==> flow/design.v <==
module alu_design #(parameter W = 16, parameter N = 4) ( 
  clock, reset, CE, INP_valid, MODE, CMD, OPA, OPB, CIN, ERR, RES, OV, COUT, G, L, E);
  input clock;
  input reset;
  input CE;                     
  input [1:0] INP_valid;       
  input MODE;                  
  input [N-1:0] CMD;           
  input [W-1:0] OPA;           
  input [W-1:0] OPB;           
  input CIN;                   
  output reg ERR;              
  output reg [2*W-1:0] RES;    
  output reg OV;               
  output reg COUT;             
  output reg G;                
  output reg L;                
  output reg E;                
parameter SHIFT_W = $clog2(W);
reg [W-1:0] opa_r, opb_r;
reg [N-1:0] cmd_r;
reg [1:0] valid_r;
reg mode_r, cin_r;
reg [2*W - 1:0] res_comb;
reg cout_comb, ov_comb, g_comb, l_comb, e_comb, err_comb;
reg [SHIFT_W-1:0] shift_amount;
always @(posedge clock or posedge reset) begin
  if (reset) begin
    opa_r   <= 0;
    opb_r   <= 0;
    cmd_r   <= 0;
    valid_r <= 0;
    mode_r  <= 0;
    cin_r   <= 0;
  end else if (CE) begin
    opa_r   <= OPA;
    opb_r   <= OPB;
    cmd_r   <= CMD;
    valid_r <= INP_valid;
    mode_r  <= MODE;
    cin_r   <= CIN;
  end
end
always @(*) begin
  res_comb  = 0;
  cout_comb = 0;
  ov_comb   = 0;
  g_comb    = 0;
  l_comb    = 0;
  e_comb    = 0;
  err_comb  = 0;
  shift_amount = 0;
  if (mode_r) begin  
    case (valid_r)
      2'b01: begin  
        case (cmd_r)
          4'b0100: begin
            res_comb  = opa_r + 1;
            cout_comb = res_comb[W];
          end
          4'b0101: begin
            res_comb = opa_r - 1;
            ov_comb  = res_comb[W];
          end
          default: err_comb = 1;
        endcase
      end
      2'b10: begin  
        case (cmd_r)
          4'b0110: begin
            res_comb  = {{W{1'b0}}, opb_r + 1};
            cout_comb = res_comb[W];
          end
          4'b0111: begin
            res_comb = {{W{1'b0}}, opb_r - 1};
            ov_comb  = res_comb[W];
          end
          default: err_comb = 1;
        endcase
      end
      2'b11: begin  
        case (cmd_r)
          4'b0000: begin
            res_comb = opa_r + opb_r;
            cout_comb = res_comb[W];
          end
          4'b0001: begin
            res_comb = opa_r - opb_r;
            ov_comb = (opa_r < opb_r);
          end
          4'b0010: begin
            res_comb = opa_r + opb_r + cin_r;
            cout_comb = res_comb[W];
          end
          4'b0011: begin
            res_comb = opa_r - opb_r - cin_r;
            ov_comb = (opa_r < (opb_r + cin_r));
          end
          4'b1000: begin  
            if (opa_r == opb_r) begin
              e_comb = 1;
              g_comb = 0;
              l_comb = 0;
            end
            else if (opa_r > opb_r) begin
              e_comb = 0;
              g_comb = 1;
              l_comb = 0;
            end
            else begin
              e_comb = 0;
              g_comb = 0;
              l_comb = 1;
            end
          end
          4'b1001:   res_comb = (opa_r + 1) * (opb_r + 1);
          4'b1010: res_comb = (opa_r << 1) * opb_r;
          4'b1011: begin  
                   res_comb = $signed(opa_r) + $signed(opb_r);
                   ov_comb = (($signed(opa_r) > 0 && $signed(opb_r) > 0 && $signed(res_comb[W-1:0]) <= 0) ||
                             ($signed(opa_r) < 0 && $signed(opb_r) < 0 && $signed(res_comb[W-1:0]) >= 0));
                  if ($signed(opa_r) == $signed(opb_r)) begin
                    e_comb = 1;
                    g_comb = 0;
                    l_comb = 0;
                  end
                  else if ($signed(opa_r) > $signed(opb_r)) begin
                    e_comb = 0;
                    g_comb = 1;
                    l_comb = 0;
                  end
                  else begin
                    e_comb = 0;
                    g_comb = 0;
                    l_comb = 1;
                  end
          end
          4'b1100: begin  
                   res_comb = $signed(opa_r) - $signed(opb_r);
                   ov_comb = (($signed(opa_r) >= 0 && $signed(opb_r) < 0 && $signed(res_comb[W-1:0]) < 0) ||
                             ($signed(opa_r) < 0 && $signed(opb_r) >= 0 && $signed(res_comb[W-1:0]) >= 0));
                   if ($signed(opa_r) == $signed(opb_r)) begin
                     e_comb = 1;
                     g_comb = 0;
                     l_comb = 0;
                   end
                   else if ($signed(opa_r) > $signed(opb_r)) begin
                     e_comb = 0;
                     g_comb = 1;
                     l_comb = 0;
                   end
                   else begin
                     e_comb = 0;
                     g_comb = 0;
                     l_comb = 1;
                  end
          end
          default: err_comb = 1;
        endcase
      end
      default: err_comb = 1;
    endcase
  end else begin  
    case (valid_r)
      2'b01: begin  
        case (cmd_r)
          4'b0110:   res_comb = {{W{1'b0}}, ~opa_r};
          4'b1000:  res_comb = {{W{1'b0}}, opa_r >> 1};
          4'b1001:  res_comb = {{W{1'b0}}, opa_r << 1};
          default: err_comb = 1;
        endcase
      end
      2'b10: begin  
        case (cmd_r)
          4'b0111:   res_comb = {{W{1'b0}}, ~opb_r};
          4'b1010:  res_comb = {{W{1'b0}}, opb_r >> 1};
          4'b1011:  res_comb = {{W{1'b0}}, opb_r << 1};
          default: err_comb = 1;
        endcase
      end
      2'b11: begin  
        case (cmd_r)
          4'b0000:   res_comb = {{W{1'b0}}, opa_r & opb_r};
          4'b0001:  res_comb = {{W{1'b0}}, ~(opa_r & opb_r)};
          4'b0010:    res_comb = {{W{1'b0}}, opa_r | opb_r};
          4'b0011:   res_comb = {{W{1'b0}}, ~(opa_r | opb_r)};
          4'b0100:   res_comb = {{W{1'b0}}, opa_r ^ opb_r};
          4'b0101:  res_comb = {{W{1'b0}}, ~(opa_r ^ opb_r)};
          4'b1100: begin  
            if (|opb_r[W-1:SHIFT_W+1])   
              err_comb = 1;
            else begin
              shift_amount = opb_r[SHIFT_W-1:0];
              res_comb = {{W{1'b0}}, (opa_r << shift_amount) | (opa_r >> (W - shift_amount))};
            end
          end
          4'b1101: begin  
            if (|opb_r[W-1:SHIFT_W+1])   
              err_comb = 1;
            else begin
              shift_amount = opb_r[SHIFT_W-1:0];
              res_comb = {{W{1'b0}}, (opa_r >> shift_amount) | (opa_r << (W - shift_amount))};
            end
          end
          default: err_comb = 1;
        endcase
      end
      default: err_comb = 1;
    endcase
  end
end
always @(posedge clock or posedge reset) begin
  if (reset) begin
    RES  <= 0;
    COUT <= 0;
    OV   <= 0;
    G    <= 0;
    L    <= 0;
    E    <= 0;
    ERR  <= 0;
  end else if (CE) begin
    RES  <= res_comb;
    COUT <= cout_comb;
    OV   <= ov_comb;
    G    <= g_comb;
    L    <= l_comb;
    E    <= e_comb;
    ERR  <= err_comb;
  end
end
endmodule
; Tool chain data of alu_design
; What the tools print for alu_design, step after step.
; Line numbers count from 1 in the design file above.
; Library cell names are shortened.
; A cell with n/a has no value.
[setup]
design = alu_design
clock_port = clock
library = sky130hd
lib_corner = tt_025C_1v80

; Word level
; Counts by Yosys on the flattened word-level netlist (proc, flatten, opt, wreduce; memories kept). Register bits leave out memories and registers merged into their read ports (data or address); mux counts leave out enables and synchronous resets folded into registers. Print and check cells are left out.
[bits]
out_inout_bits = 38
elab_cells = 143
register_bits = 78
[op_classes]
n_mul = 2
n_shift = 4
equal = 18
n_mux = 50
bitwise = 10
reduce_logical = 20
cmp = 14
n_addsub = 12
[op_table]
columns = operator, count
row1 = multiplier 17 x 17 -> 32 bit, 1
row2 = multiplier 16 x 16 -> 31 bit, 1
row3 = case mux 32 bit (select 8 bit), 1
row4 = case mux 16 bit (select 3 bit), 3
row5 = case mux 16 bit (select 8 bit), 1
row6 = case mux 32 bit (select 2 bit), 2
row7 = case mux 32 bit (select 3 bit), 1
row8 = NOT 16 bit, 5
row9 = greater-or-equal comparator 16 x 1 -> 1 bit (second input constant), 4
row10 = less-than comparator 16 x 1 -> 1 bit (second input constant), 3
row11 = bitwise OR 16 bit, 3
row12 = adder 16 x 1 -> 17 bit (second input constant), 2
row13 = subtractor 16 x 1 -> 17 bit (second input constant), 2
row14 = adder 16 x 16 -> 17 bit, 2
row15 = subtractor 16 x 16 -> 17 bit, 2
row16 = > comparator 16 x 1 -> 1 bit (second input constant), 2
row17 = > comparator 16 bit, 2
row18 = less-than comparator 16 bit, 2
row19 = equality test 16 bit, 2
row20 = left shift 16 x 32 -> 16 bit, 1
row21 = >> shifter 16 x 32 -> 16 bit, 1
row22 = subtractor 32 x 1 -> 32 bit, 1
row23 = 2-to-1 mux 32 bit, 1
row24 = 2-to-1 mux 16 bit, 2
row25 = 2-to-1 mux 1 bit, 29
row26 = equality test 4 bit (second input constant), 6
row27 = adder 17 x 1 -> 18 bit, 1
row28 = adder 16 x 1 -> 16 bit, 1
; Not listed: further kinds 22, cells in them 46.

; Logic depth
; Longest topological path by Yosys (ltp), each cell counted once; first at word level (registers and memories cut), then after technology mapping (sequential cells cut; the memories' decode and read muxes count).
[depth]
word_depth = 7
abc_area = 0
ltp_mapped = 33
ltp_nobuf = 29

; Netlist
; The flow's flattened synthesis, as Yosys stat reports it; memories are mapped. The netlist is that of the ABC_AREA named above (0 if unset); the other value can give another one.
[mapped]
synth_area_um2 = 29873.7
ffs = 78
cell_count = 3809
seqArea_um2 = 1951.9
[by_type]
columns = cell_type, count
row1 = fa_1, 418
row2 = ha_1, 273
row3 = inv_1, 569
row4 = dfrtp_1, 78
row5 = nand2_1, 505
row6 = xnor2_1, 185
row7 = nor2_1, 393
row8 = o21ai_0, 168
row9 = a21oi_1, 146
row10 = clkbuf_1, 165
row11 = mux4_2, 25
row12 = o22ai_1, 66
row13 = xor2_1, 47
row14 = mux2i_1, 37
row15 = a221oi_1, 42
row16 = nand3_1, 58
row17 = a211oi_1, 35
row18 = nor3_1, 51
; Other cell types: 64; their cells: 548.

; Worst setup path after synthesis
; Source: OpenSTA report_checks on the synthesized netlist (no wires, ideal clock, input and output delay 20% of the period each), path of least setup slack; recovery checks are left aside. Register names are those of the netlist, which keeps one name where synthesis merged equal registers.
[synth_path]
path_type = register to register
from = register opb_r[0]
to = register RES[28]
period_ns = 8.3
delay_ns = 8.907
slack_ns = -0.607
arrival_time_ns = 8.774
n_path_buf = 11
driving_pins = 34
t_first_pin_ns = 0.000
period_less_setup_slack_ns = 8.907
; "delay_ns" = arrival - input delay + setup time.
; "driving_pins" counts driving pins, that of a launching flip-flop among them; a cell with two outputs on the path counts twice.
; "period_less_setup_slack_ns" = period - worst setup slack (recovery checks aside). The figure is calculated, with input and output delays left at 20% of the set period.
; The rows between start and end are the longest chain of elaborated cells between them; the timing report does not say that the signal goes this way. Where chains are equally long, one stands for them.
; Each line given opens the expression or statement behind the cell; cells for indexed reads and writes are added by Yosys, which also makes memories of some case tables.
[synth_via]
cell_sequence = dfrtp_1 -> clkbuf_1 -> inv_1 -> clkbuf_1 -> buf_1 -> clkbuf_1 -> buf_1 -> ha_1 -> clkbuf_1 -> clkbuf_1 -> clkbuf_1 -> buf_1 -> clkbuf_1 -> clkbuf_1 -> nand2_1 -> fa_1 -> inv_1 -> fa_1 -> fa_1 -> inv_1 -> fa_1 -> inv_1 -> ha_1 -> a211oi_1 -> o21ai_0 -> a41o_1 -> a221oi_1 -> nor3_1 -> a311o_1 -> a31oi_1 -> xor2_1 -> nor2_1 -> a2111oi_0 -> o2bb2ai_1
elab_chain_len = 5
cone_cells = 12
cone_classes = 6 x add/sub; 2 x mul; 4 x mux
[synth_lines]
columns = item, line
row1 = "start, declared", 20  ; reg [W-1:0] opa_r, opb_r;
row2 = "start, assigned", 30  ; opb_r   <= 0;
row3 = "start, assigned", 37  ; opb_r   <= OPB;
row4 = adder 16 x 1 -> 17 bit, 116  ; 4'b1001:   res_comb = (opa_r + 1) * (opb_r + 1);
row5 = multiplier 17 x 17 -> 32 bit, 116
row6 = case mux 32 bit (select 8 bit), 82  ; case (cmd_r)
row7 = case mux 32 bit (select 3 bit), 54  ; case (valid_r)
row8 = 2-to-1 mux 32 bit, 53  ; if (mode_r) begin
row9 = "end, assigned", 214  ; RES  <= 0;
row10 = "end, assigned", 222  ; RES  <= res_comb;
row11 = "end, declared", 13  ; output reg [2*W-1:0] RES;

; Worst path after layout
; From the final timing report of flow run A: the path of least setup slack in the routed layout; clock arrival at registers is part of the times.
[layout_path]
path_type = register to register
from = register opb_r[0]
to = register RES[28]
arrival_time_ns = 7.57
slack_ns = 0.52
t_first_pin_ns = 0.42
n_path_buf = 4
driving_pins = 30
period_ns = 7.8
; The rows between start and end are the longest chain of elaborated cells between them; the timing report does not say that the signal goes this way. Where chains are equally long, one stands for them.
[layout_via]
cell_sequence = dfrtp_4 -> buf_4 -> buf_4 -> and3_4 -> xnor2_4 -> buf_6 -> nor2_1 -> fa_1 -> inv_1 -> fa_1 -> fa_1 -> inv_1 -> fa_1 -> fa_1 -> inv_1 -> fa_1 -> inv_2 -> ha_4 -> a211oi_2 -> o21ai_2 -> a41o_1 -> a221oi_2 -> buf_4 -> nor3_2 -> a311o_1 -> a31oi_1 -> xor2_1 -> nor2_1 -> a2111oi_2 -> o2bb2ai_1
elab_chain_len = 5
cone_cells = 12
cone_classes = 6 x add/sub; 2 x mul; 4 x mux
[layout_lines]
columns = item, line
row1 = "start, declared", 20  ; reg [W-1:0] opa_r, opb_r;
row2 = "start, assigned", 30  ; opb_r   <= 0;
row3 = "start, assigned", 37  ; opb_r   <= OPB;
row4 = adder 16 x 1 -> 17 bit, 116  ; 4'b1001:   res_comb = (opa_r + 1) * (opb_r + 1);
row5 = multiplier 17 x 17 -> 32 bit, 116
row6 = case mux 32 bit (select 8 bit), 82  ; case (cmd_r)
row7 = case mux 32 bit (select 3 bit), 54  ; case (valid_r)
row8 = 2-to-1 mux 32 bit, 53  ; if (mode_r) begin
row9 = "end, assigned", 214  ; RES  <= 0;
row10 = "end, assigned", 222  ; RES  <= res_comb;
row11 = "end, declared", 13  ; output reg [2*W-1:0] RES;

4 stored runs of alu_design in the flow (synthesis by Yosys, layout by OpenROAD, sky130hd cells), in arbitrary order. Constraints: input delay and output delay 20% of the set period each, output load 0.01 pF.
"achieved_clock_period_ns" is the run's clock period less its worst setup slack. It is reckoned from that one timing run; input and output delays stay at 20% of the period that was set.
"timing.worst_path_ns" = time allowed to the worst setup path (clock period - input delay - output delay, where it has them) - its slack; a late launch clock adds to it, a late capture clock takes from it.

# flow run A
==> flow/run.sh <==
#!/bin/bash
# the make line also repeats the synthesis and layout settings of config.mk as NAME=value (left out here)
make -C /OpenROAD-flow-scripts/flow DESIGN_CONFIG=/design/flow/config.mk WORK_HOME=/design/flow/orfs CLKGATE_MAP_FILE= finish
==> flow/config.mk <==
export PLATFORM = sky130hd
export DESIGN_NAME = alu_design
export DESIGN_NICKNAME = alu_design
export VERILOG_FILES = /design/flow/design.v
export SDC_FILE = /design/flow/constraint.sdc
export NUM_CORES = 4
export LEC_CHECK = 0
export CAP_MARGIN = 20
export CELL_PAD_IN_SITES_DETAIL_PLACEMENT = 1
export CORE_MARGIN = 2
export CORE_UTILIZATION = 17
export CTS_CLUSTER_SIZE = 56
export GPL_ROUTABILITY_DRIVEN = 0
export HOLD_SLACK_MARGIN = 0.29
export MAX_ROUTING_LAYER = met5
export PLACE_DENSITY_LB_ADDON = 0.24
export SETUP_SLACK_MARGIN = 1.19
export SLEW_MARGIN = 20
==> flow/constraint.sdc <==
create_clock -name core_clock -period 7.8 [get_ports {clock}]
set_input_delay 1.5600 -clock core_clock [delete_from_list [all_inputs] [get_ports {clock}]]
set_output_delay 1.5600 -clock core_clock [all_outputs]
set_load 0.01 [all_outputs]

==> flow run A: results <==
finalCellArea_um2=38444.4
timing.setup.ws_ns=0.519
layout_utilization_pct=22.1
achieved_clock_period_ns=7.281
timing.worst_path_ns=7.28
critical_path_kind="register to register"
final_die_area_um2=179098.0
synth_area_um2=29873.7
hold_worst_slack_ns=0.494
final_setup_tns_ns=0.000

# flow run B
==> flow/run.sh <==
#!/bin/bash
# the make line also repeats the synthesis and layout settings of config.mk as NAME=value (left out here)
make -C /OpenROAD-flow-scripts/flow DESIGN_CONFIG=/design/flow/config.mk WORK_HOME=/design/flow/orfs CLKGATE_MAP_FILE= finish
==> flow/config.mk <==
export PLATFORM = sky130hd
export DESIGN_NAME = alu_design
export DESIGN_NICKNAME = alu_design
export VERILOG_FILES = /design/flow/design.v
export SDC_FILE = /design/flow/constraint.sdc
export NUM_CORES = 4
export LEC_CHECK = 0
export ABC_AREA = 1
export CAP_MARGIN = 20
export CELL_PAD_IN_SITES_DETAIL_PLACEMENT = 1
export CELL_PAD_IN_SITES_GLOBAL_PLACEMENT = 2
export CORE_ASPECT_RATIO = 1.37
export CORE_MARGIN = 8
export CORE_UTILIZATION = 15
export CTS_CLUSTER_SIZE = 25
export GPL_ROUTABILITY_DRIVEN = 1
export GPL_TIMING_DRIVEN = 0
export MAX_ROUTING_LAYER = met4
export MIN_ROUTING_LAYER = met2
export SETUP_SLACK_MARGIN = 1.55
export SLEW_MARGIN = 20
export TNS_END_PERCENT = 90
==> flow/constraint.sdc <==
create_clock -name core_clock -period 8.3 [get_ports {clock}]
set_input_delay 1.6600 -clock core_clock [delete_from_list [all_inputs] [get_ports {clock}]]
set_output_delay 1.6600 -clock core_clock [all_outputs]
set_load 0.01 [all_outputs]

==> flow run B: results <==
finalCellArea_um2=41977.8
timing.setup.ws_ns=1.008
layout_utilization_pct=20.0
achieved_clock_period_ns=7.292
timing.worst_path_ns=7.29
critical_path_kind="register to register"
final_die_area_um2=224940.0
synth_area_um2=31476.4
hold_worst_slack_ns=0.487
final_setup_tns_ns=0.000

# flow run C
==> flow/run.sh <==
#!/bin/bash
# the make line also repeats the synthesis and layout settings of config.mk as NAME=value (left out here)
make -C /OpenROAD-flow-scripts/flow DESIGN_CONFIG=/design/flow/config.mk WORK_HOME=/design/flow/orfs CLKGATE_MAP_FILE= finish
==> flow/config.mk <==
export PLATFORM = sky130hd
export DESIGN_NAME = alu_design
export DESIGN_NICKNAME = alu_design
export VERILOG_FILES = /design/flow/design.v
export SDC_FILE = /design/flow/constraint.sdc
export NUM_CORES = 4
export LEC_CHECK = 0
export CAP_MARGIN = 20
export CELL_PAD_IN_SITES_GLOBAL_PLACEMENT = 3
export CORE_MARGIN = 8
export CORE_UTILIZATION = 45
export GPL_ROUTABILITY_DRIVEN = 1
export GPL_TIMING_DRIVEN = 0
export SETUP_SLACK_MARGIN = 0.3
export SLEW_MARGIN = 35
==> flow/constraint.sdc <==
create_clock -name core_clock -period 5.94 [get_ports {clock}]
set_input_delay 1.1880 -clock core_clock [delete_from_list [all_inputs] [get_ports {clock}]]
set_output_delay 1.1880 -clock core_clock [all_outputs]
set_load 0.01 [all_outputs]

==> flow run C: results <==
outcome="stopped before the end: placement reported GPL-0301"

# flow run D
==> flow/run.sh <==
#!/bin/bash
# the make line also repeats the synthesis and layout settings of config.mk as NAME=value (left out here)
make -C /OpenROAD-flow-scripts/flow DESIGN_CONFIG=/design/flow/config.mk WORK_HOME=/design/flow/orfs CLKGATE_MAP_FILE= finish
==> flow/config.mk <==
export PLATFORM = sky130hd
export DESIGN_NAME = alu_design
export DESIGN_NICKNAME = alu_design
export VERILOG_FILES = /design/flow/design.v
export SDC_FILE = /design/flow/constraint.sdc
export NUM_CORES = 4
export LEC_CHECK = 0
export CAP_MARGIN = 20
export CORE_MARGIN = 2
export CORE_UTILIZATION = 45
export PLACE_DENSITY = 0.6
export SLEW_MARGIN = 20
==> flow/constraint.sdc <==
create_clock -name core_clock -period 8.08 [get_ports {clock}]
set_input_delay 1.6160 -clock core_clock [delete_from_list [all_inputs] [get_ports {clock}]]
set_output_delay 1.6160 -clock core_clock [all_outputs]
set_load 0.01 [all_outputs]

==> flow run D: results <==
finalCellArea_um2=33498.4
timing.setup.ws_ns=0.187
layout_utilization_pct=51.0
achieved_clock_period_ns=7.893
timing.worst_path_ns=7.89
critical_path_kind="register to register"
final_die_area_um2=68463.3
synth_area_um2=29873.7
hold_worst_slack_ns=0.484
final_setup_tns_ns=0.000
